==> flow/design.v <==
`timescale 1ns / 1ps
module ARM(
    input CLK,
    input RESET,
    input [31:0] InstrF,
    input [31:0] ReadData,
    output reg MemWriteM,
    output [31:0] PCF,
    output reg [31:0] ALUResultM,
    output [31:0] WriteData
    );
    reg [31:0] InstrD;
	reg[31:0] RD1E;
	wire [31:0] ResultW;
	wire [31:0] PC_Prev;
    wire WE3 ;
    wire [31:0] WD3 ;
    wire [31:0] R15 ;
    wire [31:0] RD1D ;
    wire [31:0] RD2D ;
    wire [1:0] ImmSrc ;
    wire [23:0] InstrImm ;
    wire [31:0] ExtImmD ;
    wire [3:0] Rd ;
    wire [1:0] Op ;
    wire [5:0] Funct ;
    wire MemtoRegD ;
    wire ALUSrcD ;
    wire [1:0] RegSrcD ;
    wire PCSD ;
    wire RegWD ;
    wire NoWriteD ;
    wire MemWD ;
    wire [1:0] FlagWD ;
    wire [3:0] CondD ;
    wire C_Flag ;
    wire [1:0] ShD ;
    reg [1:0] ShE;
    wire [4:0] Shamt5D ;
    wire [31:0] ShIn ;
    wire [31:0] ShOut ;
    wire [3:0] ALUControlD ;
    wire [3:0] ALUFlags ;
    wire WE_PC ;    
    wire [31:0] PC_IN ;
    reg PCSE;
    reg RegWE;
    reg MemWE;
    reg [1:0] FlagWE;
    reg NoWriteE;
    reg [3:0] ALUControlE;
    reg MemtoRegE;
    reg ALUSrcE;
    reg [3:0] CondE;
    reg [31:0] RD2E;
    reg [3:0] WA3E;
    reg [31:0] ExtImmE;
    reg [4:0] Shamt5E;
    wire RegWriteE;
    wire MemWriteE;
    wire FlushE;
    wire [31:0] SrcAE;
    wire [31:0] SrcBE;
    wire [1:0] ForwardAE;
    wire [1:0] ForwardBE;
    wire [31:0] WriteDataE;
    wire [31:0] ALUResultE;    
    wire PCSrcE;
    reg PCSrcM;
    reg RegWriteM;
    reg MemtoRegM;
    reg [3:0] WA3M;
    reg [31:0] WriteDataM;
    wire ForwardM;
    reg PCSrcW;
    reg RegWriteW;
    reg MemtoRegW;
    reg [31:0] ReadDataW;
    reg [31:0] ALUResultW;
    reg [3:0] WA3W;
    wire StallF;
    wire FlushD;
    wire StallD;
    reg [31:0] PCD;
    reg [31:0] PCE;
    wire [31:0] PCPlus4F;
    reg [31:0] PCPlus4D;
    reg [31:0] PCPlus4E;
    wire WE_PrALUResult;
    wire WE_PrPCSrc;
    wire BranchAcceptD = 1'b0;
    wire [3:0] RA1D;
    wire [3:0] RA2D;
    reg [3:0] RA1E;
    reg [3:0] RA2E;
    reg [3:0] RA2M;
    wire FlushD_H;
    wire FlushE_H;
    always @ (posedge CLK) begin
        if (RESET || FlushD) begin
            InstrD <= 1'b0;
            PCD <= 1'b0;
            PCPlus4D <= 1'b0;
        end
        else if (!StallD) begin
            InstrD <= InstrF;
            PCD <= PCF;
            PCPlus4D <= PCPlus4F;
        end
    end 
    always @ (posedge CLK) begin
        if (RESET || FlushE) begin
            PCSE <= 1'b0;
            RegWE <= 1'b0;
            MemWE <= 1'b0;
            FlagWE <= 1'b0;
            NoWriteE <= 1'b0;
            ALUControlE <= 1'b0;
            MemtoRegE <= 1'b0;
            ALUSrcE <= 1'b0;
            CondE <= 1'b0;
            ShE <= 1'b0;
            RD1E <= 1'b0;
            RD2E <= 1'b0;
            WA3E <= 1'b0;
            ExtImmE <= 1'b0;
            RA1E <= 1'b0;
            RA2E <= 1'b0;
            Shamt5E <= 1'b0;
            PCE <= 1'b0;
            PCPlus4E <= 1'b0;
        end
        else begin    
            ShE <= ShD;
            PCSE <= PCSD;
            RegWE <= RegWD;
            MemWE <= MemWD;
            FlagWE <= FlagWD;
            NoWriteE <= NoWriteD;
            ALUControlE <= ALUControlD;
            MemtoRegE <= MemtoRegD;
            ALUSrcE <= ALUSrcD;
            CondE <= CondD;
            RD1E <= RD1D;
            RD2E <= RD2D;
            WA3E <= InstrD[15:12];
            ExtImmE <= ExtImmD;
            RA1E <= RA1D;
            RA2E <= RA2D;
            Shamt5E <= Shamt5D;
            PCE <= PCD;
            PCPlus4E <= PCPlus4D;
        end
    end
    assign SrcAE = 
        ForwardAE == 2'b00 ? RD1E:
        ForwardAE == 2'b01 ? ResultW:
        ForwardAE == 2'b10 ? ALUResultM:
        1'b0;
    assign ShIn = 
        ForwardBE == 2'b00 ? RD2E:
        ForwardBE == 2'b01 ? ResultW:
        ForwardBE == 2'b10 ? ALUResultM:
        1'b0;
    assign WriteDataE = ShIn;    
    assign SrcBE = 
        ALUSrcE == 1'b0 ? ShOut: 
        ExtImmE;
    assign InstrImm = InstrD[23:0];
    assign Shamt5D = InstrD[11:7]; 
    assign ShD = InstrD[6:5];
    always @ (posedge CLK) begin
        if (RESET) begin
            RegWriteM <= 1'b0;
            MemWriteM <= 1'b0;
            MemtoRegM <= 1'b0;
        end
        else begin
            RegWriteM <= RegWriteE;
            MemWriteM <= MemWriteE;
            MemtoRegM <= MemtoRegE;
        end
        ALUResultM <= ALUResultE;
        WriteDataM <= WriteDataE;
        WA3M <= WA3E;
        RA2M <= RA2E;
    end
    always @ (posedge CLK) begin
        if (RESET) begin
            RegWriteW <= 1'b0;
            MemtoRegW <= 1'b0;
        end
        else begin
            RegWriteW <= RegWriteM;
            MemtoRegW <= MemtoRegM;
        end
        ReadDataW <= ReadData;
        ALUResultW <= ALUResultM;
        WA3W <= WA3M;
    end
    assign ResultW = (MemtoRegW == 1'b1) ? ReadDataW : ALUResultW;
    assign WE_PC = !StallF ;  
    RegFile RegFile1( 
                    CLK,
                    WE3,
                    RA1D,
                    RA2D,
                    WA3W,
                    WD3,
                    R15,
                    RD1D,
                    RD2D     
                );
    Extend Extend1(
                    ImmSrc,
                    InstrImm,
                    ExtImmD
                );
    Decoder Decoder1(
                    Rd,
                    Op,
                    Funct,
                    PCSD,
                    RegWD,
                    MemWD,
                    MemtoRegD,
                    ALUSrcD,
                    ImmSrc,
                    RegSrcD,
                    NoWriteD,
                    ALUControlD,
                    FlagWD
                );
    CondLogic CondLogic1(
                    CLK,
                    PCSE,
                    RegWE,
                    NoWriteE,
                    MemWE,
                    FlagWE,
                    CondE,
                    ALUFlags,
                    C_Flag,
                    PCSrcE,
                    RegWriteE,
                    MemWriteE,
                    RESET
                );
    Shifter Shifter1(
                    ShE,
                    Shamt5E,
                    ShIn,
                    ShOut
                );
    ALU ALU1(
                    SrcAE,
                    SrcBE,
                    ALUControlE,
                    C_Flag,
                    ALUResultE,
                    ALUFlags
                );           
    hazard_logic hazard_logic1(
                    RA1E,
                    RA2E,
                    RA1D,
                    RA2D,
                    WA3E,
                    MemtoRegE,
                    RegWriteE,
                    RegWriteM,
                    RegWriteW,
                    WA3M,
                    WA3W,
                    RA2M,
                    MemWriteM,
                    MemtoRegW,
                    PCSrcE,
                    MemtoRegD,
                    FlushD_H,
                    StallF,
                    StallD,
                    FlushE_H,
                    ForwardAE,
                    ForwardBE,
                    ForwardM
    );
    assign PCPlus4F = PCF + 3'b100;
    ProgramCounter ProgramCounter1(
                    CLK,
                    RESET,
                    WE_PC,    
                    PC_IN,
                    PCF  
                );                      
    assign CondD = InstrD[31:28];
    assign Op = InstrD[27:26];
    assign Funct = InstrD[25:20];
    assign Rd = InstrD[15:12];
    assign RA1D = RegSrcD[0] == 1'b0 ? InstrD[19:16] : 4'b1111;
    assign RA2D = RegSrcD[1] == 1'b0 ? InstrD[3:0] : InstrD[15:12];
    assign WD3 = ResultW;
    assign WE3 = RegWriteW;
    assign R15 = (BranchAcceptD) ? PCPlus4D + 3'b100 : PCPlus4F;
    assign WriteData = 
        ForwardM == 1'b0 ? WriteDataM :
        ResultW;   
    assign FlushD = FlushD_H;
    assign FlushE = FlushE_H;
    assign PC_IN = (!PCSrcE == 1'b0) ? ALUResultE : PCPlus4F ;
    assign PC_Prev = PC_IN;
endmodule
`timescale 1ns / 1ps
module RegFile(
    input         CLK,
    input         WE3,
    input  [3:0]  A1,
    input  [3:0]  A2,
    input  [3:0]  A3,
    input  [31:0] WD3,
    input  [31:0] R15,
    output [31:0] RD1,
    output [31:0] RD2
    );
    reg [31:0] RegBank [0:14];
    always @(posedge CLK) begin
        if (WE3 && A3 != 4'b1111)
            RegBank[A3] <= WD3;
    end
    assign RD1 = (A1 == 4'b1111) ? R15 :
                 (WE3 && A1 == A3) ? WD3 : RegBank[A1];
    assign RD2 = (A2 == 4'b1111) ? R15 :
                 (WE3 && A2 == A3) ? WD3 : RegBank[A2];
endmodule
`timescale 1ns / 1ps
module Extend(
    input      [1:0]  ImmSrc,
    input      [23:0] InstrImm,
    output reg [31:0] ExtImm
    );
    always @(*) begin
        case (ImmSrc)
            2'b00:   ExtImm = {24'b0, InstrImm[7:0]};                        
            2'b01:   ExtImm = {20'b0, InstrImm[11:0]};                       
            2'b10:   ExtImm = {{6{InstrImm[23]}}, InstrImm[23:0], 2'b00};    
            default: ExtImm = 32'h00000000;
        endcase
    end
endmodule
`timescale 1ns / 1ps
module Decoder(
    input  [3:0] Rd,
    input  [1:0] Op,
    input  [5:0] Funct,
    output PCS,
    output RegW,
    output MemW,
    output MemtoReg,
    output ALUSrc,
    output [1:0] ImmSrc,
    output [1:0] RegSrc,
    output reg NoWrite,
    output reg [3:0] ALUControl,
    output reg [1:0] FlagW
    );
    wire [1:0] ALUOp;
    wire Branch;
    wire RegW_internal;
    assign Branch = (Op == 2'b10);
    assign MemtoReg = (Op == 2'b01);
    assign MemW = (Op == 2'b01 && Funct[0] == 1'b0);
    assign ALUSrc = (Op == 2'b00 && Funct[5] == 1'b0) ? 1'b0 : 1'b1;
    assign ImmSrc = (Op == 2'b00) ? 2'b00 :
                    (Op == 2'b01) ? 2'b01 : 2'b10;
    assign RegW_internal = ((Op == 2'b01 && Funct[0] == 1'b0) || (Op == 2'b10)) ? 1'b0 : 1'b1;
    assign RegW = RegW_internal;
    assign RegSrc[0] = (Op == 2'b10);
    assign RegSrc[1] = (Op == 2'b01 && Funct[0] == 1'b0);
    assign ALUOp = (Op == 2'b00) ? 2'b01 :
                   (Op == 2'b01 && Funct[3] == 1'b1) ? 2'b10 :
                   (Op == 2'b01 && Funct[3] == 1'b0) ? 2'b11 :
                   2'b00;
    assign PCS = ((Rd == 4'b1111 && RegW_internal) || Branch) ? 1'b1 : 1'b0;
    always @(*) begin
        NoWrite = 1'b0;
        ALUControl = 4'b0100;
        FlagW = 2'b00;
        if (ALUOp[1]) begin
            if (ALUOp[0]) ALUControl = 4'b0010;    
            else          ALUControl = 4'b0100;    
        end
        else if (ALUOp[0]) begin
            case (Funct[4:1])
                4'b0000: begin ALUControl = 4'b0000; FlagW = Funct[0] ? 2'b10 : 2'b00; end  
                4'b0001: begin ALUControl = 4'b0001; FlagW = Funct[0] ? 2'b10 : 2'b00; end  
                4'b0010: begin ALUControl = 4'b0010; FlagW = Funct[0] ? 2'b11 : 2'b00; end  
                4'b0011: begin ALUControl = 4'b0011; FlagW = Funct[0] ? 2'b11 : 2'b00; end  
                4'b0100: begin ALUControl = 4'b0100; FlagW = Funct[0] ? 2'b11 : 2'b00; end  
                4'b0101: begin ALUControl = 4'b0101; FlagW = Funct[0] ? 2'b11 : 2'b00; end  
                4'b0110: begin ALUControl = 4'b0110; FlagW = Funct[0] ? 2'b11 : 2'b00; end  
                4'b0111: begin ALUControl = 4'b0111; FlagW = Funct[0] ? 2'b11 : 2'b00; end  
                4'b1000: begin ALUControl = 4'b0000; FlagW = 2'b10; NoWrite = 1'b1; end     
                4'b1001: begin ALUControl = 4'b0001; FlagW = 2'b10; NoWrite = 1'b1; end     
                4'b1010: begin ALUControl = 4'b0010; FlagW = 2'b11; NoWrite = 1'b1; end     
                4'b1011: begin ALUControl = 4'b0100; FlagW = 2'b11; NoWrite = 1'b1; end     
                4'b1100: begin ALUControl = 4'b1100; FlagW = Funct[0] ? 2'b10 : 2'b00; end  
                4'b1101: begin ALUControl = 4'b1101; FlagW = 2'b10; end                     
                4'b1110: begin ALUControl = 4'b1110; FlagW = Funct[0] ? 2'b10 : 2'b00; end  
                default: begin ALUControl = 4'b1111; FlagW = Funct[0] ? 2'b10 : 2'b00; end  
            endcase
        end
    end
endmodule
`timescale 1ns / 1ps
module CondLogic(
    input        CLK,
    input        PCS,
    input        RegW,
    input        NoWrite,
    input        MemW,
    input  [1:0] FlagW,
    input  [3:0] Cond,
    input  [3:0] ALUFlags,
    output       C_Flag,
    output       PCSrc,
    output       RegWrite,
    output       MemWrite,
    input        RESET
    );
    reg CondEx;
    reg N, Z, C, V;
    wire [1:0] FlagWrite;
    always @(*) begin
        case (Cond)
            4'b0000: CondEx = Z;
            4'b0001: CondEx = ~Z;
            4'b0010: CondEx = C;
            4'b0011: CondEx = ~C;
            4'b0100: CondEx = N;
            4'b0101: CondEx = ~N;
            4'b0110: CondEx = V;
            4'b0111: CondEx = ~V;
            4'b1000: CondEx = ~Z & C;
            4'b1001: CondEx = Z | ~C;
            4'b1010: CondEx = ~(N ^ V);
            4'b1011: CondEx = N ^ V;
            4'b1100: CondEx = ~Z & ~(N ^ V);
            4'b1101: CondEx = Z | (N ^ V);
            4'b1110: CondEx = 1'b1;
            default: CondEx = 1'b0;    
        endcase
    end
    assign FlagWrite = FlagW & {2{CondEx}};
    assign PCSrc = PCS & CondEx;
    assign RegWrite = RegW & CondEx & ~NoWrite;
    assign MemWrite = MemW & CondEx;
    assign C_Flag = C;
    always @(posedge CLK) begin
        if (RESET) begin
            N <= 1'b0;
            Z <= 1'b0;
            C <= 1'b0;
            V <= 1'b0;
        end
        else begin
            if (FlagWrite[1]) begin
                N <= ALUFlags[3];
                Z <= ALUFlags[2];
            end
            if (FlagWrite[0]) begin
                C <= ALUFlags[1];
                V <= ALUFlags[0];
            end
        end
    end
endmodule
`timescale 1ns / 1ps
module Shifter(
    input      [1:0]  Sh,
    input      [4:0]  Shamt5,
    input      [31:0] ShIn,
    output reg [31:0] ShOut
    );
    always @(*) begin
        case (Sh)
            2'b00:   ShOut = ShIn << Shamt5;
            2'b01:   ShOut = ShIn >> Shamt5;
            2'b10:   ShOut = $signed(ShIn) >>> Shamt5;
            default: ShOut = (ShIn >> Shamt5) | (ShIn << (6'd32 - {1'b0, Shamt5}));
        endcase
    end
endmodule
`timescale 1ns / 1ps
module ALU(
    input  [31:0] Src_A,
    input  [31:0] Src_B,
    input  [3:0]  ALUControl,
    input         C_Flag,
    output [31:0] ALUResult,
    output [3:0]  ALUFlags
    );
    reg  [32:0] Src_A_comp;
    reg  [32:0] Src_B_comp;
    reg  [32:0] C_0;
    reg  [31:0] ALUResult_i;
    reg         V;
    wire [32:0] S_wider;
    wire N, Z, C;
    assign S_wider = Src_A_comp + Src_B_comp + C_0;
    always @(*) begin
        C_0 = 33'd0;
        Src_A_comp = {1'b0, Src_A};
        Src_B_comp = {1'b0, Src_B};
        ALUResult_i = Src_B;
        V = 1'b0;
        case (ALUControl)
            4'b0000: ALUResult_i = Src_A & Src_B;
            4'b0001: ALUResult_i = Src_A ^ Src_B;
            4'b0010: begin
                C_0[0] = 1'b1;
                Src_B_comp = {1'b0, ~Src_B};
                ALUResult_i = S_wider[31:0];
                V = (Src_A[31] ^ Src_B[31]) & ~(Src_B[31] ^ S_wider[31]);
            end
            4'b0011: begin
                C_0[0] = 1'b1;
                Src_A_comp = {1'b0, ~Src_A};
                ALUResult_i = S_wider[31:0];
            end
            4'b0100: begin
                ALUResult_i = S_wider[31:0];
                V = ~(Src_A[31] ^ Src_B[31]) & (Src_B[31] ^ S_wider[31]);
            end
            4'b0101: begin
                C_0[0] = 1'b1;
                ALUResult_i = S_wider[31:0];
                V = ~(Src_A[31] ^ Src_B[31]) & (Src_B[31] ^ S_wider[31]);
            end
            4'b0110: begin
                C_0 = C_Flag ? {33{1'b1}} : 33'd0;
                Src_B_comp = {1'b0, ~Src_B};
                ALUResult_i = S_wider[31:0];
                V = ~(Src_A[31] ^ Src_B[31]) & (Src_B[31] ^ S_wider[31]);
            end
            4'b0111: begin
                C_0 = C_Flag ? {33{1'b1}} : 33'd0;
                Src_A_comp = {1'b0, ~Src_A};
                ALUResult_i = S_wider[31:0];
                V = ~(Src_A[31] ^ Src_B[31]) & (Src_B[31] ^ S_wider[31]);
            end
            4'b1100: ALUResult_i = Src_A | Src_B;
            4'b1101: ALUResult_i = Src_B;
            4'b1110: ALUResult_i = Src_A & ~Src_B;
            4'b1111: ALUResult_i = ~Src_B;
            default: ALUResult_i = Src_B;    
        endcase
    end
    assign N = ALUResult_i[31];
    assign Z = (ALUResult_i == 32'h00000000);
    assign C = S_wider[32];
    assign ALUResult = ALUResult_i;
    assign ALUFlags = {N, Z, C, V};
endmodule
`timescale 1ns / 1ps
module hazard_logic(
    input  [3:0] RA1E,
    input  [3:0] RA2E,
    input  [3:0] RA1D,
    input  [3:0] RA2D,
    input  [3:0] WA3E,
    input        MemtoRegE,
    input        RegWriteE,
    input        RegWriteM,
    input        RegWriteW,
    input  [3:0] WA3M,
    input  [3:0] WA3W,
    input  [3:0] RA2M,
    input        MemWriteM,
    input        MemtoRegW,
    input        PCSrcE,
    input        MemtoRegD,
    output       FlushD,
    output       StallF,
    output       StallD,
    output       FlushE,
    output [1:0] ForwardAE,
    output [1:0] ForwardBE,
    output       ForwardM
    );
    wire Match_1E_M = (RA1E == WA3M);
    wire Match_2E_M = (RA2E == WA3M);
    wire Match_1E_W = (RA1E == WA3W);
    wire Match_2E_W = (RA2E == WA3W);
    wire Match_12_D_E;
    wire ldrstall;
    assign ForwardAE = (Match_1E_M && RegWriteM) ? 2'b10 :
                       (Match_1E_W && RegWriteW) ? 2'b01 : 2'b00;
    assign ForwardBE = (Match_2E_M && RegWriteM) ? 2'b10 :
                       (Match_2E_W && RegWriteW) ? 2'b01 : 2'b00;
    assign ForwardM = (RA2M == WA3W) && MemWriteM && MemtoRegW && RegWriteW;
    assign Match_12_D_E = (RA1D == WA3E) || ((RA2D == WA3E) && !MemtoRegD);
    assign ldrstall = Match_12_D_E && MemtoRegE && RegWriteE;
    assign StallF = ldrstall;
    assign StallD = ldrstall;
    assign FlushE = ldrstall || PCSrcE;
    assign FlushD = PCSrcE;
endmodule
`timescale 1ns / 1ps
module ProgramCounter(
    input             CLK,
    input             RESET,
    input             WE_PC,
    input      [31:0] PC_IN,
    output reg [31:0] PC
    );
    always @(posedge CLK) begin
        if (RESET)
            PC <= 32'h00000000;
        else if (WE_PC)
            PC <= PC_IN;
    end
endmodule
* Tool chain data of ARM
The steps from the RTL of ARM to its reports follow in flow order.
Lines are those of the file above, counted from 1.
Operators carry their Yosys type and port widths (W data, S select, Z words).
A cell with -- has no value.
- Design top :: ARM
- Clock port :: CLK
- Library :: sky130hd
- Timing corner :: tt_025C_1v80

* Word-level counts
Counts by Yosys on the flattened word-level netlist (proc, flatten, opt, wreduce; memories kept). Register bits leave out memories and registers merged into their read ports (data or address); mux counts leave out enables and synchronous resets folded into registers. Print and check cells are left out. Cells with the same type and inputs are merged into one.
Yosys's memory passes give these memory sizes; they may raise the number of words (mostly to a power of two), join words into wider ones and drop unused or constant bits.
- Word-level cells :: 236
- Flip-flop bits (word level) :: 344
- Output and inout bits :: 97
- Input port bits :: 66
- Memory bits (writable) :: 480
- Memory cells :: 1
- Bitwise gates (word level) :: 33
- Muxes and demuxes :: 49
- Equality and inequality tests :: 61
- Add/sub/neg operators :: 4
- Reductions and logical operators :: 49
- Shift operators :: 4
** Memories
- RegFile1.RegBank :: words 15, width 32, rd ports 2, write ports 1, RTL line 325 : reg [31:0] RegBank [0:14];
** Operator list (number)
- $mux W32 :: 18
- $pmux W32 S6 :: 1
- $pmux W32 S3 :: 2
- $eq A4 B4 Y1 const B :: 20
- $and A32 B32 Y32 :: 2
- $or A32 B32 Y32 :: 2
- $not A32 Y32 :: 2
- $eq A4 B3 Y1 const B :: 12
- $pmux W4 S11 :: 1
- $eq A4 B4 Y1 :: 9
- $add A32 B32 Y33 :: 1
- $add A33 B33 Y33 :: 1
- $mux W33 :: 1
- $add A32 B3 Y32 const B :: 1
- $xor A32 B32 Y32 :: 1
- $shl A32 B5 Y32 :: 1
- $shr A32 B5 Y32 :: 1
- $sshr A32 B5 Y32 :: 1
- $shl A32 B6 Y32 :: 1
- $logic_not A32 Y1 :: 1
- $eq A4 B2 Y1 const B :: 6
- $mux W4 :: 5
- $logic_and A1 B1 Y1 :: 18
- $mux W2 :: 9
- $reduce_or A2 Y1 :: 8
- $pmux W1 S15 :: 1
- $not A1 Y1 :: 12
- $eq A4 B1 Y1 const B :: 3
Other operator kinds: 19; their cells: 59.

* Longest topological paths
Depth = most cells in a row (Yosys ltp): at word level without a register or memory, in the mapped netlist without a sequential cell, where the memories' decode and read muxes count.
- Depth after elaboration :: 20
- ABC_AREA :: 1
- Mapped depth :: 50

* Netlist
Source: synth_stat.txt of the flow (Yosys; design flattened, memories mapped). It holds for the ABC_AREA given above (unset counts as 0); a run with the other value may have another netlist.
- Buffer cells :: 381
- Sequential part of the area :: 0.0213204 mm^2
- Mapped area :: 0.0459591 mm^2
- Mapped cells :: 5664
- Flip-flop cells :: 825
** Cells by type (number)
- sky130_fd_sc_hd__edfxtp_1 :: 480
- sky130_fd_sc_hd__dfxtp_1 :: 345
- sky130_fd_sc_hd__o21ai_0 :: 697
- sky130_fd_sc_hd__nand2_1 :: 877
- sky130_fd_sc_hd__nand3_1 :: 526
- sky130_fd_sc_hd__nor2_1 :: 621
- sky130_fd_sc_hd__a21oi_1 :: 373
- sky130_fd_sc_hd__inv_1 :: 404
- sky130_fd_sc_hd__clkbuf_1 :: 293
- sky130_fd_sc_hd__xor2_1 :: 108
- sky130_fd_sc_hd__ha_1 :: 65
- sky130_fd_sc_hd__o22ai_1 :: 118
- sky130_fd_sc_hd__o221ai_1 :: 84
- sky130_fd_sc_hd__fa_1 :: 33
- sky130_fd_sc_hd__nand4_1 :: 90
- sky130_fd_sc_hd__nand3_2 :: 50
- sky130_fd_sc_hd__o211ai_1 :: 55
- sky130_fd_sc_hd__a211oi_1 :: 45
Other cell types: 47; their cells: 400.

* Timing after synthesis
Path of least setup slack by OpenSTA after synthesis, without wires, with an ideal clock, recovery checks aside; 20% of the period is set as input and as output delay. Where synthesis merged equal registers, the netlist keeps one of their names.
- Kind :: register to register
- Start :: register ALUControlE
- End :: register CondLogic1.Z
- Path delay :: 6.149 ns
- Stages on the path :: 30
- Period :: 9.0 ns
- Buffers on the path :: 0
- Data required time :: 8.933 ns
- Arrival :: 6.082 ns
- Slack :: 2.851 ns
- Synthesis period reached :: 6.149 ns
"path delay" is the arrival time less input delay plus setup time.
"stages on the path" counts driving pins, that of a launching flip-flop among them; a cell with two outputs on the path counts twice.
"synthesis period reached" is the clock period less the worst setup slack; recovery checks do not enter. This is arithmetic on one report: input and output delays are still those of the set period (20% each).
An end named without its bit number is one bit of that signal or, where synthesis recoded a state register, one of its new flip-flops.
Between the ends stands the longest chain of elaborated cells between them, by number of cells; it is not shown to be the way that was timed. Of several equally long chains one is given.
Each line given opens the expression or statement behind the cell; cells for indexed reads and writes are added by Yosys, which also makes memories of some case tables.
- Cell sequence :: sky130_fd_sc_hd__dfxtp_1 sky130_fd_sc_hd__inv_1 sky130_fd_sc_hd__a21oi_1 sky130_fd_sc_hd__inv_1 sky130_fd_sc_hd__fa_1 sky130_fd_sc_hd__inv_1 sky130_fd_sc_hd__ha_1 sky130_fd_sc_hd__fa_1 sky130_fd_sc_hd__nand2_1 sky130_fd_sc_hd__nand2_1 sky130_fd_sc_hd__nand2_1 sky130_fd_sc_hd__nand2_1 sky130_fd_sc_hd__a21oi_1 sky130_fd_sc_hd__inv_1 sky130_fd_sc_hd__a21oi_1 sky130_fd_sc_hd__inv_1 sky130_fd_sc_hd__nand4_1 sky130_fd_sc_hd__nand3_1 sky130_fd_sc_hd__a21boi_0 sky130_fd_sc_hd__o21ai_0 sky130_fd_sc_hd__or2_2 sky130_fd_sc_hd__nand3_1 sky130_fd_sc_hd__nand3_1 sky130_fd_sc_hd__nand2_1 sky130_fd_sc_hd__nand2_1 sky130_fd_sc_hd__nor2_1 sky130_fd_sc_hd__nand2_1 sky130_fd_sc_hd__nor2_1 sky130_fd_sc_hd__nand2_1 sky130_fd_sc_hd__a21oi_2
- Length of the longest elaborated chain :: 7
- Elaborated cells on any way between the ends :: 24
** Ends and longest elaborated chain, post-synthesis
- from (decl) :: RTL line 51 : reg [3:0] ALUControlE;
- from (assign) :: RTL line 118 : ALUControlE <= 1'b0;
- from (assign) :: RTL line 140 : ALUControlE <= ALUControlD;
- $eq A4 B2 Y1 :: RTL line 516 : case (ALUControl)
- $reduce_or A2 Y1
- $mux W32 :: RTL line 516
- $add A32 B32 Y33 :: RTL line 509 : assign S_wider = Src_A_comp + Src_B_comp + C_0;
- $add A33 B33 Y33 :: RTL line 509
- $pmux W32 S6 :: RTL line 516
- $logic_not A32 Y1 :: RTL line 559 : assign Z = (ALUResult_i == 32'h00000000);
- to (assign) :: RTL line 461 : Z <= 1'b0;
- to (assign) :: RTL line 468 : Z <= ALUFlags[2];
- to (decl) :: RTL line 431 : reg N, Z, C, V;

* Path in the finished layout
From the final timing report of record 1: the path of least setup slack in the routed layout; clock arrival at registers is part of the times.
- Kind :: register to register
- Start :: register RA2E[0]
- End :: register CondLogic1.Z
- Period :: 6.23 ns
- Arrival :: 6.79 ns
- Slack :: 0.07 ns
- Buffers on the path :: 4
- Stages on the path :: 46
- Data required time :: 6.86 ns
Between the ends stands the longest chain of elaborated cells between them, by number of cells; it is not shown to be the way that was timed. Of several equally long chains one is given.
- Cell sequence :: sky130_fd_sc_hd__dfxtp_1 sky130_fd_sc_hd__inv_1 sky130_fd_sc_hd__nand2_1 sky130_fd_sc_hd__o21ai_2 sky130_fd_sc_hd__nor2_4 sky130_fd_sc_hd__nand3_4 sky130_fd_sc_hd__buf_12 sky130_fd_sc_hd__buf_4 sky130_fd_sc_hd__nand3_2 sky130_fd_sc_hd__nand3_4 sky130_fd_sc_hd__nand2_2 sky130_fd_sc_hd__nand3_1 sky130_fd_sc_hd__nand2_1 sky130_fd_sc_hd__nand2_1 sky130_fd_sc_hd__nand3_2 sky130_fd_sc_hd__nand3_2 sky130_fd_sc_hd__nand2_1 sky130_fd_sc_hd__nand2_1 [10 not listed] sky130_fd_sc_hd__nand2_2 sky130_fd_sc_hd__a21oi_4 sky130_fd_sc_hd__inv_2 sky130_fd_sc_hd__a21oi_4 sky130_fd_sc_hd__o221ai_4 sky130_fd_sc_hd__buf_4 sky130_fd_sc_hd__buf_6 sky130_fd_sc_hd__nand4_1 sky130_fd_sc_hd__nand3_2 sky130_fd_sc_hd__nand3_2 sky130_fd_sc_hd__nand3_2 sky130_fd_sc_hd__nand2_2 sky130_fd_sc_hd__inv_2 sky130_fd_sc_hd__nor2_1 sky130_fd_sc_hd__nand3_1 sky130_fd_sc_hd__nor2_1 sky130_fd_sc_hd__nand2_1 sky130_fd_sc_hd__a21oi_2
- Length of the longest elaborated chain :: 18
- Elaborated cells on any way between the ends :: 29
** Ends and longest elaborated chain, after layout
- from (decl) :: RTL line 95 : reg [3:0] RA2E;
- from (assign) :: RTL line 128 : RA2E <= 1'b0;
- from (assign) :: RTL line 149 : RA2E <= RA2D;
- $eq A4 B4 Y1 :: RTL line 593 : wire Match_2E_W = (RA2E == WA3W);
- $logic_and A1 B1 Y1 :: RTL line 599 : (Match_2E_W && RegWriteW) ? 2'b01 : 2'b00;
- $mux W1 :: RTL line 599
- $mux W2 :: RTL line 598 : assign ForwardBE = (Match_2E_M && RegWriteM) ? 2'b10 :
- $eq A2 B2 Y1 :: RTL line 163 : ForwardBE == 2'b10 ? ALUResultM:
- $mux W32 :: RTL line 163
- $mux W32 :: RTL line 162 : ForwardBE == 2'b01 ? ResultW:
- [4 not listed]
- $mux W32 :: RTL line 167 : ALUSrcE == 1'b0 ? ShOut:
- $not A32 Y32 :: RTL line 521 : Src_B_comp = {1'b0, ~Src_B};
- $mux W32 :: RTL line 516 : case (ALUControl)
- $add A32 B32 Y33 :: RTL line 509 : assign S_wider = Src_A_comp + Src_B_comp + C_0;
- $add A33 B33 Y33 :: RTL line 509
- $pmux W32 S6 :: RTL line 516
- $logic_not A32 Y1 :: RTL line 559 : assign Z = (ALUResult_i == 32'h00000000);
- to (assign) :: RTL line 461 : Z <= 1'b0;
- to (assign) :: RTL line 468 : Z <= ALUFlags[2];
- to (decl) :: RTL line 431 : reg N, Z, C, V;
Nets of the timed path that keep an RTL name, with a line that drives or declares them; the list need not be complete.
** Nets with RTL names, path after layout (RTL line)
- ALU1.ALUResult[31] :: 516

Data sheet: physical implementation of ARM

4 stored runs of ARM in the flow (synthesis by Yosys, layout by OpenROAD, sky130hd cells), in arbitrary order. Constraints: input delay and output delay 20% of the set period each, output load 0.01 pF.
By "overall power" is meant OpenSTA's value without simulated activity: inputs other than the clock are taken to toggle once in ten clock periods, and the tool carries that through the logic.

* Record 1
** Files
==> flow/run.sh <==
#!/bin/bash
# the make line also repeats the synthesis and layout settings of config.mk as NAME=value (left out here)
make -C /OpenROAD-flow-scripts/flow DESIGN_CONFIG=/design/flow/config.mk WORK_HOME=/design/flow/orfs CLKGATE_MAP_FILE= finish
==> flow/config.mk <==
export PLATFORM = sky130hd
export DESIGN_NAME = ARM
export DESIGN_NICKNAME = ARM
export VERILOG_FILES = /design/flow/design.v
export SDC_FILE = /design/flow/constraint.sdc
export NUM_CORES = 4
export LEC_CHECK = 0
export ABC_AREA = 1
export CAP_MARGIN = 20
export CELL_PAD_IN_SITES_GLOBAL_PLACEMENT = 1
export CORE_ASPECT_RATIO = 0.65
export CORE_MARGIN = 2
export CORE_UTILIZATION = 29
export CTS_CLUSTER_SIZE = 53
export MAX_ROUTING_LAYER = met4
export PLACE_DENSITY = 0.82
export SETUP_SLACK_MARGIN = 1.08
export SLEW_MARGIN = 15
==> flow/constraint.sdc <==
create_clock -name core_clock -period 6.23 [get_ports {CLK}]
set_input_delay 1.2460 -clock core_clock [delete_from_list [all_inputs] [get_ports {CLK}]]
set_output_delay 1.2460 -clock core_clock [all_outputs]
set_load 0.01 [all_outputs]
** Results
- Total negative slack on setup checks :: 0.000 ns
- Worst setup slack after layout :: 0.068 ns
- Synthesized cell area :: 0.0459591 mm^2
- Total die area :: 0.161754 mm^2
- Utilization :: 0.381
- Overall power :: 0.018884 W
- Final worst hold slack :: 0.398 ns

* Record 2
** Files
==> flow/run.sh <==
#!/bin/bash
# the make line also repeats the synthesis and layout settings of config.mk as NAME=value (left out here)
make -C /OpenROAD-flow-scripts/flow DESIGN_CONFIG=/design/flow/config.mk WORK_HOME=/design/flow/orfs CLKGATE_MAP_FILE= finish
==> flow/config.mk <==
export PLATFORM = sky130hd
export DESIGN_NAME = ARM
export DESIGN_NICKNAME = ARM
export VERILOG_FILES = /design/flow/design.v
export SDC_FILE = /design/flow/constraint.sdc
export NUM_CORES = 4
export LEC_CHECK = 0
export CAP_MARGIN = 35
export CELL_PAD_IN_SITES_GLOBAL_PLACEMENT = 2
export CORE_MARGIN = 2
export CORE_UTILIZATION = 21
export CTS_CLUSTER_DIAMETER = 293
export GPL_ROUTABILITY_DRIVEN = 0
export PLACE_DENSITY = 0.84
export SETUP_SLACK_MARGIN = 0.6
export SLEW_MARGIN = 20
export TNS_END_PERCENT = 10
==> flow/constraint.sdc <==
create_clock -name core_clock -period 8.26 [get_ports {CLK}]
set_input_delay 1.6520 -clock core_clock [delete_from_list [all_inputs] [get_ports {CLK}]]
set_output_delay 1.6520 -clock core_clock [all_outputs]
set_load 0.01 [all_outputs]
** Results
- Utilization :: 0.257
- Final worst hold slack :: 0.368 ns
- Total die area :: 0.226029 mm^2
- Worst setup slack after layout :: 0.643 ns
- Total negative slack on setup checks :: 0.000 ns
- Overall power :: 0.013586 W
- Synthesized cell area :: 0.046671 mm^2

* Record 3
** Files
==> flow/run.sh <==
#!/bin/bash
# the make line also repeats the synthesis and layout settings of config.mk as NAME=value (left out here)
make -C /OpenROAD-flow-scripts/flow DESIGN_CONFIG=/design/flow/config.mk WORK_HOME=/design/flow/orfs CLKGATE_MAP_FILE= finish
==> flow/config.mk <==
export PLATFORM = sky130hd
export DESIGN_NAME = ARM
export DESIGN_NICKNAME = ARM
export VERILOG_FILES = /design/flow/design.v
export SDC_FILE = /design/flow/constraint.sdc
export NUM_CORES = 4
export LEC_CHECK = 0
export CAP_MARGIN = 20
export CORE_MARGIN = 2
export CORE_UTILIZATION = 40
export SLEW_MARGIN = 20
==> flow/constraint.sdc <==
create_clock -name core_clock -period 7.99 [get_ports {CLK}]
set_input_delay 1.5980 -clock core_clock [delete_from_list [all_inputs] [get_ports {CLK}]]
set_output_delay 1.5980 -clock core_clock [all_outputs]
set_load 0.01 [all_outputs]
** Results
- Total negative slack on setup checks :: 0.000 ns
- Utilization :: 0.481
- Final worst hold slack :: 0.375 ns
- Worst setup slack after layout :: 0.224 ns
- Synthesized cell area :: 0.046671 mm^2
- Overall power :: 0.014044 W
- Total die area :: 0.119426 mm^2

* Record 4
** Files
==> flow/run.sh <==
#!/bin/bash
# the make line also repeats the synthesis and layout settings of config.mk as NAME=value (left out here)
make -C /OpenROAD-flow-scripts/flow DESIGN_CONFIG=/design/flow/config.mk WORK_HOME=/design/flow/orfs CLKGATE_MAP_FILE= finish
==> flow/config.mk <==
export PLATFORM = sky130hd
export DESIGN_NAME = ARM
export DESIGN_NICKNAME = ARM
export VERILOG_FILES = /design/flow/design.v
export SDC_FILE = /design/flow/constraint.sdc
export NUM_CORES = 4
export LEC_CHECK = 0
export CAP_MARGIN = 20
export CORE_MARGIN = 2
export CORE_UTILIZATION = 34
export SLEW_MARGIN = 20
==> flow/constraint.sdc <==
create_clock -name core_clock -period 8.84 [get_ports {CLK}]
set_input_delay 1.7680 -clock core_clock [delete_from_list [all_inputs] [get_ports {CLK}]]
set_output_delay 1.7680 -clock core_clock [all_outputs]
set_load 0.01 [all_outputs]
** Results
- Total die area :: 0.140247 mm^2
- Overall power :: 0.012607 W
- Utilization :: 0.404
- Worst setup slack after layout :: 0.345 ns
- Synthesized cell area :: 0.046671 mm^2
- Total negative slack on setup checks :: 0.000 ns
- Final worst hold slack :: 0.385 ns
